==> flow/design.v <==
`timescale 1ns/1ps
package nn_pkg;
 localparam int K_SIZE = 3;
 localparam int PROD_W = 17;
 localparam int ACC_CONV_W = PROD_W + $clog2(K_SIZE*K_SIZE);
 localparam int RES_W = ACC_CONV_W + 1;
 localparam int W_W = 8;
 localparam int ACC_FC_W = 40;
 localparam int SHIFT_NORM = 6;
endpackage
`timescale 1ns/1ps
module window_gen_3x3_flat #(
 parameter int IMG_W = 8,
 parameter int IMG_H = 8
)(
 input logic clk,
 input logic rst,
 input logic in_valid,
 input logic signed [8:0] in_pixel,
 output logic win_valid,
 output logic [80:0] win_flat,  
 output logic [$clog2(IMG_W)-1:0] out_x,
 output logic [$clog2(IMG_H)-1:0] out_y
);
 logic signed [8:0] line1 [0:IMG_W-1];
 logic signed [8:0] line2 [0:IMG_W-1];
 logic signed [8:0] s0[0:2], s1[0:2], s2[0:2];
 int unsigned x, y;
 integer k;
 task automatic put9(input int idx, input logic signed [8:0] val);
 begin
 win_flat[idx*9 +: 9] <= val;
 end
 endtask
 always_ff @(posedge clk) begin
 if (rst) begin
 x <= 0; y <= 0;
 win_valid <= 0;
 out_x <= '0; out_y <= '0;
 win_flat <= '0;
 for (k = 0; k < IMG_W; k = k + 1) begin
 line1[k] <= '0;
 line2[k] <= '0;
 end
 for (k = 0; k < 3; k = k + 1) begin
 s0[k] <= '0; s1[k] <= '0; s2[k] <= '0;
 end
 end else begin
 win_valid <= 0;
 if (in_valid) begin
 s0[0] <= s0[1]; s0[1] <= s0[2]; s0[2] <= line2[x];
 s1[0] <= s1[1]; s1[1] <= s1[2]; s1[2] <= line1[x];
 s2[0] <= s2[1]; s2[1] <= s2[2]; s2[2] <= in_pixel;
 line2[x] <= line1[x];
 line1[x] <= in_pixel;
 if (y >= 2 && x >= 2) begin
 put9(0, s0[1]); put9(1, s0[2]); put9(2, line2[x]);
 put9(3, s1[1]); put9(4, s1[2]); put9(5, line1[x]);
 put9(6, s2[1]); put9(7, s2[2]); put9(8, in_pixel);
 win_valid <= 1;
 out_x <= x - 2;
 out_y <= y - 2;
 end
 if (x == IMG_W-1) begin
 x <= 0;
 if (y != IMG_H-1) y <= y + 1;
 else y <= 0;
 end else begin
 x <= x + 1;
 end
 end
 end
 end
endmodule
`timescale 1ns/1ps
import nn_pkg::*;
module nn_block_flat #(
 parameter int SHIFT_NORM = nn_pkg::SHIFT_NORM
)(
 input logic clk,
 input logic rst,
 input logic [80:0] win_flat,
 input logic signed [7:0] k00, k01, k02,
 input logic signed [7:0] k10, k11, k12,
 input logic signed [7:0] k20, k21, k22,
 input logic signed [7:0] bias,
 input logic signed [7:0] scale,
 input logic signed [7:0] offset,
 input logic signed [W_W-1:0] w0,
 input logic signed [W_W-1:0] w1,
 input logic signed [W_W-1:0] w2,
 output logic signed [RES_W-1:0] conv_result,
 output logic signed [RES_W-1:0] norm_result,
 output logic signed [ACC_FC_W-1:0] acc0,
 output logic signed [ACC_FC_W-1:0] acc1,
 output logic signed [ACC_FC_W-1:0] acc2
);
 function automatic logic signed [8:0] pix(input int idx);
 begin
 pix = $signed(win_flat[idx*9 +: 9]);
 end
 endfunction
 integer signed sum_temp;
 integer signed sum_next;
 always_comb begin
 sum_temp =
 pix(0)*k00 + pix(1)*k01 + pix(2)*k02 +
 pix(3)*k10 + pix(4)*k11 + pix(5)*k12 +
 pix(6)*k20 + pix(7)*k21 + pix(8)*k22;
 sum_next = (sum_temp <<< 1) + $signed(bias);
 end
 logic signed [RES_W-1:0] conv_reg;
 always_ff @(posedge clk) begin
 if (rst) conv_reg <= '0;
 else conv_reg <= sum_next[RES_W-1:0];
 end
 always_ff @(posedge clk) begin
 if (rst) conv_result <= '0;
 else conv_result <= conv_reg;
 end
 localparam int PROD_W = RES_W + 8;
 logic signed [PROD_W-1:0] prod;
 integer signed prod_shifted;
 integer signed sum_off;
 integer signed norm_next;
 always_comb begin
 prod = $signed(conv_reg) * $signed(scale);
 if (SHIFT_NORM > 0) prod_shifted = $signed(prod) >>> SHIFT_NORM;
 else if (SHIFT_NORM < 0) prod_shifted = $signed(prod) <<< (-SHIFT_NORM);
 else prod_shifted = $signed(prod);
 sum_off = prod_shifted + $signed(offset);
 norm_next = (sum_off < 0) ? 0 : sum_off;
 end
 always_ff @(posedge clk) begin
 if (rst) norm_result <= '0;
 else norm_result <= norm_next[RES_W-1:0];
 end
 always_comb begin
 acc0 = $signed(norm_result) * $signed(w0);
 acc1 = $signed(norm_result) * $signed(w1);
 acc2 = $signed(norm_result) * $signed(w2);
 end
endmodule
`timescale 1ns/1ps
import nn_pkg::*;
module nn_image_top #(
 parameter int IMG_W = 8,
 parameter int IMG_H = 8
)(
 input logic clk,
 input logic rst,
 input logic in_valid,
 input logic signed [8:0] in_pixel,
 input logic signed [7:0] k00, k01, k02,
 input logic signed [7:0] k10, k11, k12,
 input logic signed [7:0] k20, k21, k22,
 input logic signed [7:0] bias,
 input logic signed [7:0] scale,
 input logic signed [7:0] offset,
 input logic signed [W_W-1:0] w0,
 input logic signed [W_W-1:0] w1,
 input logic signed [W_W-1:0] w2,
 output logic out_valid,
 output logic signed [RES_W-1:0] conv_result,
 output logic signed [RES_W-1:0] norm_result,
 output logic signed [ACC_FC_W-1:0] acc0,
 output logic signed [ACC_FC_W-1:0] acc1,
 output logic signed [ACC_FC_W-1:0] acc2,
 output logic [$clog2(IMG_W)-1:0] out_x,
 output logic [$clog2(IMG_H)-1:0] out_y
);
 logic win_valid;
 logic [80:0] win_flat;  
 logic [$clog2(IMG_W)-1:0] win_x;
 logic [$clog2(IMG_H)-1:0] win_y;
 window_gen_3x3_flat #(
 .IMG_W(IMG_W),
 .IMG_H(IMG_H)
 ) u_win (
 .clk (clk),
 .rst (rst),
 .in_valid (in_valid),
 .in_pixel (in_pixel),
 .win_valid(win_valid),
 .win_flat (win_flat),
 .out_x (win_x),
 .out_y (win_y)
 );
 nn_block_flat #(
 .SHIFT_NORM(SHIFT_NORM)
 ) u_core (
 .clk (clk),
 .rst (rst),
 .win_flat (win_flat),
 .k00(k00), .k01(k01), .k02(k02),
 .k10(k10), .k11(k11), .k12(k12),
 .k20(k20), .k21(k21), .k22(k22),
 .bias (bias),
 .scale (scale),
 .offset (offset),
 .w0(w0),
 .w1(w1),
 .w2(w2),
 .conv_result(conv_result),
 .norm_result(norm_result),
 .acc0(acc0),
 .acc1(acc1),
 .acc2(acc2)
 );
 logic [1:0] vpipe;
 logic [$clog2(IMG_W)-1:0] x_pipe0, x_pipe1;
 logic [$clog2(IMG_H)-1:0] y_pipe0, y_pipe1;
 always_ff @(posedge clk) begin
 if (rst) begin
 vpipe <= 2'b00;
 x_pipe0 <= '0; x_pipe1 <= '0;
 y_pipe0 <= '0; y_pipe1 <= '0;
 end else begin
 vpipe <= {vpipe[0], win_valid};
 if (win_valid) begin
 x_pipe0 <= win_x;
 y_pipe0 <= win_y;
 end
 x_pipe1 <= x_pipe0;
 y_pipe1 <= y_pipe0;
 end
 end
 assign out_valid = vpipe[1];
 assign out_x = x_pipe1;
 assign out_y = y_pipe1;
endmodule
# From RTL to reports: nn_image_top
# Module nn_image_top before and after one edit of its RTL, step after step.
# "orig" refers to lines of the RTL above, "edited" to lines of the edited file.
# "delta" is "edited" less "orig", of the values as shown; "change_rel_pct" is that difference over "orig", in percent.
# Library cell names are shortened.
# The mark - stands for no value.
dict set report design {
  design {nn_image_top}
  clk_port {clk}
  cell_library {sky130hd}
  corner {tt_025C_1v80}
}

# Diff
# Unified diff, file above to edited file.
# The edit is scripted: it alters the design's behaviour and was not made to optimise anything.
# begin of diff
@@ -214,5 +214,5 @@
  if (rst) begin
  vpipe <= 2'b00;
- x_pipe0 <= '0; x_pipe1 <= '0;
+ x_pipe0 <= '0; 
  y_pipe0 <= '0; y_pipe1 <= '0;
  end else begin
@@ -222,8 +222,8 @@
  y_pipe0 <= win_y;
  end
- x_pipe1 <= x_pipe0;
  y_pipe1 <= y_pipe0;
  end
  end
+ always_comb x_pipe1 = x_pipe0;
  assign out_valid = vpipe[1];
  assign out_x = x_pipe1;
# end of diff

# Elaborated design
# Source: Yosys, flattened and elaborated. Widths are those after wreduce. Print and check cells do not count.
# Yosys's memory passes give these memory sizes; they may raise the number of words (mostly to a power of two), join words into wider ones and drop unused or constant bits.
# item orig edited delta change_rel_pct
set bits {}
lappend bits {regBits 286 283 -3 -1.05}
lappend bits {mem_bits_rw 144 144 0 0.00}
lappend bits {mem_count 2 2 0 0.00}
lappend bits {in_bits 132 132 0 0.00}
# item orig edited delta change_rel_pct
set classes {}
lappend classes {addsub 14 14 0 0.00}
lappend classes {n_mul 13 13 0 0.00}
lappend classes {compare 3 3 0 0.00}
lappend classes {equal 2 2 0 0.00}
lappend classes {muxes 16 16 0 0.00}
lappend classes {bitwise 1 1 0 0.00}
lappend classes {n_reduce_logical 5 5 0 0.00}
# cell orig edited delta change_rel_pct
set ops {}
lappend ops {{multiplier 9 x 8 -> 17 bit} 9 9 0 0.00}
lappend ops {{adder 21 bit} 8 8 0 0.00}
lappend ops {{two-way mux 3 bit} 6 6 0 0.00}
lappend ops {{multiplier 22 x 8 -> 30 bit} 4 4 0 0.00}
lappend ops {{two-way mux 1 bit} 4 4 0 0.00}
lappend ops {{two-way mux 9 bit} 4 4 0 0.00}
lappend ops {{adder 32 x 1 -> 32 bit (second input constant)} 2 2 0 0.00}
lappend ops {{>= comparator 32 x 2 -> 1 bit (second input constant)} 2 2 0 0.00}
lappend ops {{two-way mux 32 bit} 2 2 0 0.00}
lappend ops {{AND reduction 2 bit} 2 2 0 0.00}
lappend ops {{OR reduction 2 bit} 2 2 0 0.00}
lappend ops {{subtractor 3 x 2 -> 3 bit (second input constant)} 2 2 0 0.00}
lappend ops {{adder 22 x 8 -> 22 bit} 1 1 0 0.00}
lappend ops {{adder 24 x 8 -> 25 bit} 1 1 0 0.00}
lappend ops {{== test 32 x 3 -> 1 bit (second input constant)} 1 1 0 0.00}
lappend ops {{logical AND 1 bit} 1 1 0 0.00}
lappend ops {{less-than comparator 32 x 1 -> 1 bit (second input constant)} 1 1 0 0.00}
lappend ops {{!= test 32 x 3 -> 1 bit (second input constant)} 1 1 0 0.00}
lappend ops {{NOT 1 bit} 1 1 0 0.00}

# Depth
# Yosys ltp: most cells in a row. Word level: on the elaborated netlist, between registers, memories and ports. Mapped: between sequential cells and ports; inverters and the memories' decode and read muxes count.
# item orig edited delta change_rel_pct
set depth {}
lappend depth {word_depth 10 10 0 0.00}
lappend depth {abc_area 0 0 - -}
lappend depth {ltp_mapped 40 41 1 2.50}
lappend depth {ltp_nobuf 40 41 1 2.50}

# After synthesis
# The flow's flattened synthesis, as Yosys stat reports it; memories are mapped. The netlist is that of the ABC_AREA named above (0 if unset); the other value can give another one.
# item orig edited delta change_rel_pct
set synth_totals {}
lappend synth_totals {mapped_cells 7516 7524 8 0.11}
lappend synth_totals {synth_area_um2 69781.9 69703.1 -78.8 -0.11}
lappend synth_totals {sequential_area_um2 10109.7 10049.6 -60.1 -0.59}
lappend synth_totals {ffs 433 430 -3 -0.69}
lappend synth_totals {buffers 278 274 -4 -1.44}
# cell_type orig edited delta change_rel_pct
set by_type {}
lappend by_type {or2_2 7 33 26 371.43}
lappend by_type {inv_1 1565 1546 -19 -1.21}
lappend by_type {o31a_1 21 2 -19 -90.48}
lappend by_type {nand2_1 601 619 18 3.00}
lappend by_type {o21bai_1 33 15 -18 -54.55}
lappend by_type {nand3_1 36 52 16 44.44}
lappend by_type {o41ai_1 20 5 -15 -75.00}
lappend by_type {o311a_1 0 13 13 -}
lappend by_type {o21a_1 53 64 11 20.75}
lappend by_type {nor2_1 437 447 10 2.29}
lappend by_type {xor2_1 127 118 -9 -7.09}
lappend by_type {o41a_1 0 8 8 -}
lappend by_type {nand2b_1 143 139 -4 -2.80}
lappend by_type {a21o_1 67 71 4 5.97}
lappend by_type {nand4_1 18 14 -4 -22.22}
lappend by_type {o211ai_1 10 6 -4 -40.00}
lappend by_type {dfxtp_1 289 286 -3 -1.04}
lappend by_type {and3_1 100 103 3 3.00}
# The list need not be complete.
# By module: a second synthesis without flattening, with its own total; a netlist apart from the flattened one above.
# item orig edited delta change_rel_pct
set unflattened {}
lappend unflattened {cells_unflattened 7351 7287 -64 -0.87}
lappend unflattened {hier_area_um2 70710.3 70532.6 -177.7 -0.25}
# Rows give one instance, submodules left out.
# mod n_inst cells mod_area_um2 mod_seq_area_um2
set modules_orig {}
lappend modules_orig {{nn_block_flat #(SHIFT_NORM=6)} 1 5946 55147.9 1321.3}
lappend modules_orig {window_gen_3x3_flat 1 1369 15128.3 8508.2}
lappend modules_orig {nn_image_top 1 36 434.2 280.3}
# mod n_inst cells mod_area_um2 mod_seq_area_um2
set modules_edited {}
lappend modules_edited {{nn_block_flat #(SHIFT_NORM=6)} 1 5895 55067.8 1321.3}
lappend modules_edited {window_gen_3x3_flat 1 1362 15114.5 8508.2}
lappend modules_edited {nn_image_top 1 30 350.3 220.2}

# Worst setup path after synthesis
# Path of least setup slack by OpenSTA after synthesis, without wires, with an ideal clock, recovery checks aside; 20% of the period is set as input and as output delay. Where synthesis merged equal registers, the netlist keeps one of their names.
# item orig edited delta change_rel_pct
set synth_path {}
lappend synth_path {kind {input to register} {input to register} - -}
lappend synth_path {startpoint {input port k22[5]} {input port k21[2]} - -}
lappend synth_path {endpoint {register u_core.conv_reg[21]} {register u_core.conv_reg[21]} - -}
lappend synth_path {period_ns 12.0 12.0 0.0 0.00}
lappend synth_path {setup_ns 0.128 0.128 0.000 -}
lappend synth_path {launch_ns 2.400 2.400 0.000 0.00}
lappend synth_path {t_arrival_ns 10.513 10.665 0.152 1.45}
lappend synth_path {slack_ns 1.359 1.208 -0.151 -}
lappend synth_path {delay_ns 8.241 8.393 0.152 1.84}
lappend synth_path {driving_pins 36 35 -1 -2.78}
lappend synth_path {period_less_setup_slack_ns 10.641 10.792 0.151 1.42}
# "delay_ns" = arrival - input delay + setup time.
# "driving_pins" counts driving pins, that of a launching flip-flop among them; a cell with two outputs on the path counts twice.
# "period_less_setup_slack_ns" = period - worst setup slack (recovery checks aside). The figure is calculated, with input and output delays left at 20% of the set period.
# Between the ends stands the longest chain of elaborated cells between them, by number of cells; it is not shown to be the way that was timed. Of several equally long chains one is given.
# Each line given opens the expression or statement behind the cell; cells for indexed reads and writes are added by Yosys, which also makes memories of some case tables.
dict set report synth_via_orig {
  cell_sequence {clkbuf_1 -> nand2_1 -> fa_1 -> fa_1 -> inv_1 -> fa_1 -> inv_1 -> fa_1 -> inv_1 -> ha_1 -> o21ai_0 -> a21boi_0 -> o21ai_0 -> a21boi_0 -> nor2_1 -> fa_1 -> fa_1 -> fa_1 -> inv_1 -> fa_1 -> inv_1 -> ha_1 -> a21o_1 -> a21oi_1 -> o21ai_0 -> a21oi_1 -> xnor2_1 -> ha_1 -> and4_1 -> a211oi_1 -> o31ai_1 -> a31oi_1 -> o21ai_1 -> o31ai_1 -> xnor2_1 -> nor2_1}
  elab_chain_cells 3
  cells_between 3
  lines_between 3
  cone_classes {add/sub (2); mul (1)}
}
# item line_no
set synth_lines_orig {}
lappend synth_lines_orig {{from (decl)} 156} ;# input logic signed [7:0] k20, k21, k22,
lappend synth_lines_orig {{multiplier 9 x 8 -> 17 bit} 109} ;# pix(6)*k20 + pix(7)*k21 + pix(8)*k22;
lappend synth_lines_orig {{adder 21 bit} 107} ;# pix(0)*k00 + pix(1)*k01 + pix(2)*k02 +
lappend synth_lines_orig {{adder 22 x 8 -> 22 bit} 110} ;# sum_next = (sum_temp <<< 1) + $signed(bias);
lappend synth_lines_orig {{to (assign)} 114} ;# if (rst) conv_reg <= '0;
lappend synth_lines_orig {{to (assign)} 115} ;# else conv_reg <= sum_next[RES_W-1:0];
lappend synth_lines_orig {{to (decl)} 112} ;# logic signed [RES_W-1:0] conv_reg;
dict set report synth_via_edited {
  cell_sequence {clkbuf_1 -> and2_1 -> fa_1 -> inv_1 -> fa_1 -> fa_1 -> fa_1 -> inv_1 -> ha_1 -> a21oi_1 -> nor2b_1 -> o21a_1 -> o311a_1 -> o21a_1 -> or2_2 -> fa_1 -> inv_1 -> fa_1 -> fa_1 -> inv_1 -> fa_1 -> inv_1 -> ha_1 -> nand2_1 -> nor4_1 -> nor2_1 -> a21oi_1 -> xor2_1 -> ha_1 -> clkbuf_1 -> and4_1 -> a211oi_1 -> a21oi_1 -> xnor2_1 -> nor2_1}
  elab_chain_cells 4
  cells_between 4
  lines_between 3
  cone_classes {add/sub (3); mul (1)}
}
# item line_no
set synth_lines_edited {}
lappend synth_lines_edited {{from (decl)} 156} ;# input logic signed [7:0] k20, k21, k22,
lappend synth_lines_edited {{multiplier 9 x 8 -> 17 bit} 109} ;# pix(6)*k20 + pix(7)*k21 + pix(8)*k22;
lappend synth_lines_edited {{adder 21 bit (2 in a row)} 107} ;# pix(0)*k00 + pix(1)*k01 + pix(2)*k02 +
lappend synth_lines_edited {{adder 22 x 8 -> 22 bit} 110} ;# sum_next = (sum_temp <<< 1) + $signed(bias);
lappend synth_lines_edited {{to (assign)} 114} ;# if (rst) conv_reg <= '0;
lappend synth_lines_edited {{to (assign)} 115} ;# else conv_reg <= sum_next[RES_W-1:0];
lappend synth_lines_edited {{to (decl)} 112} ;# logic signed [RES_W-1:0] conv_reg;

# Timing after layout
# From the final timing report of each run of set A: the path of least setup slack in the routed layout; clock arrival at registers is part of the times.
# item orig edited delta change_rel_pct
set layout_path {}
lappend layout_path {kind {input to output} {input to output} - -}
lappend layout_path {startpoint {input port w0[3]} {input port w2[6]} - -}
lappend layout_path {endpoint {output port acc0[35]} {output port acc2[36]} - -}
lappend layout_path {period_ns 11.5 11.5 0.0 0.00}
lappend layout_path {output_delay_ns 2.30 2.30 0.00 0.00}
lappend layout_path {launch_ns 2.30 2.30 0.00 0.00}
lappend layout_path {t_arrival_ns 8.81 8.78 -0.03 -0.34}
lappend layout_path {slack_ns 0.39 0.42 0.03 -}
lappend layout_path {driving_pins 20 22 2 10.00}
# Between the ends stands the longest chain of elaborated cells between them, by number of cells; it is not shown to be the way that was timed. Of several equally long chains one is given.
dict set report layout_via_orig {
  cell_sequence {clkdlybuf4s50_1 -> and2_1 -> fa_1 -> inv_1 -> fa_1 -> fa_1 -> inv_1 -> fa_1 -> ha_1 -> o21a_1 -> o21ai_0 -> or3_1 -> or4b_1 -> nand3_1 -> a311o_1 -> a221o_1 -> a21oi_1 -> xnor2_1 -> buf_4 -> clkdlybuf4s50_1}
  elab_chain_cells 1
  cells_between 1
  lines_between 1
  cone_classes {mul (1)}
}
# item line_no
set layout_lines_orig {}
lappend layout_lines_orig {{from (decl)} 160} ;# input logic signed [W_W-1:0] w0,
lappend layout_lines_orig {{multiplier 22 x 8 -> 30 bit} 139} ;# acc0 = $signed(norm_result) * $signed(w0);
lappend layout_lines_orig {{to (decl)} 166} ;# output logic signed [ACC_FC_W-1:0] acc0,
dict set report layout_via_edited {
  cell_sequence {clkdlybuf4s50_1 -> nand2_1 -> fa_1 -> fa_1 -> inv_1 -> fa_1 -> inv_1 -> fa_1 -> inv_1 -> ha_1 -> o21ai_0 -> o211a_1 -> o41ai_1 -> a21oi_1 -> o31ai_1 -> buf_4 -> a41o_1 -> or4b_1 -> a31oi_1 -> xnor2_1 -> buf_4 -> clkdlybuf4s50_1}
  elab_chain_cells 1
  cells_between 1
  lines_between 1
  cone_classes {mul (1)}
}
# item line_no
set layout_lines_edited {}
lappend layout_lines_edited {{from (decl)} 162} ;# input logic signed [W_W-1:0] w2,
lappend layout_lines_edited {{multiplier 22 x 8 -> 30 bit} 141} ;# acc2 = $signed(norm_result) * $signed(w2);
lappend layout_lines_edited {{to (decl)} 168} ;# output logic signed [ACC_FC_W-1:0] acc2,

# Measured runs
# Runs of the flow (Yosys, OpenROAD) on both versions; the two runs of a pair have the same settings. The constraints put input and output delay at 20% of the set period each and load the outputs with 0.01 pF.
dict set report settings_set_A {
  CORE_UTILIZATION 40
  period_ns 11.5
  CAP_MARGIN 20
  CORE_MARGIN 2
  SLEW_MARGIN 20
}
# item orig edited delta change_rel_pct
set results_set_A {}
lappend results_set_A {yosys_chip_area_um2 69781.9 69703.1 -78.8 -0.11}
lappend results_set_A {dieArea_um2 177810.0 177612.0 -198.0 -0.11}
lappend results_set_A {final_stdcell_area_um2 78087.4 79062.1 974.7 1.25}
lappend results_set_A {ws_setup_ns 0.386 0.420 0.034 -}
lappend results_set_A {achieved_clock_period_ns 11.114 11.080 -0.034 -0.31}
dict set report settings_set_B {
  CAP_MARGIN 30
  CELL_PAD_IN_SITES_DETAIL_PLACEMENT 2
  CORE_ASPECT_RATIO 1.83
  CORE_UTILIZATION 42
  CTS_CLUSTER_SIZE 35
  MAX_ROUTING_LAYER {met5}
  period_ns 19.5
  CORE_MARGIN 2
  SLEW_MARGIN 20
}
# item orig edited delta change_rel_pct
set results_set_B {}
lappend results_set_B {yosys_chip_area_um2 69781.9 69703.1 -78.8 -0.11}
lappend results_set_B {dieArea_um2 169573.0 169384.0 -189.0 -0.11}
lappend results_set_B {final_stdcell_area_um2 76753.6 76409.5 -344.1 -0.45}
lappend results_set_B {ws_setup_ns 3.699 3.637 -0.062 -}
lappend results_set_B {achieved_clock_period_ns 15.801 15.863 0.062 0.39}
# "achieved_clock_period_ns": clock period set for the run, less the worst setup slack. It is reckoned from that one timing run; input and output delays stay at 20% of the period that was set.
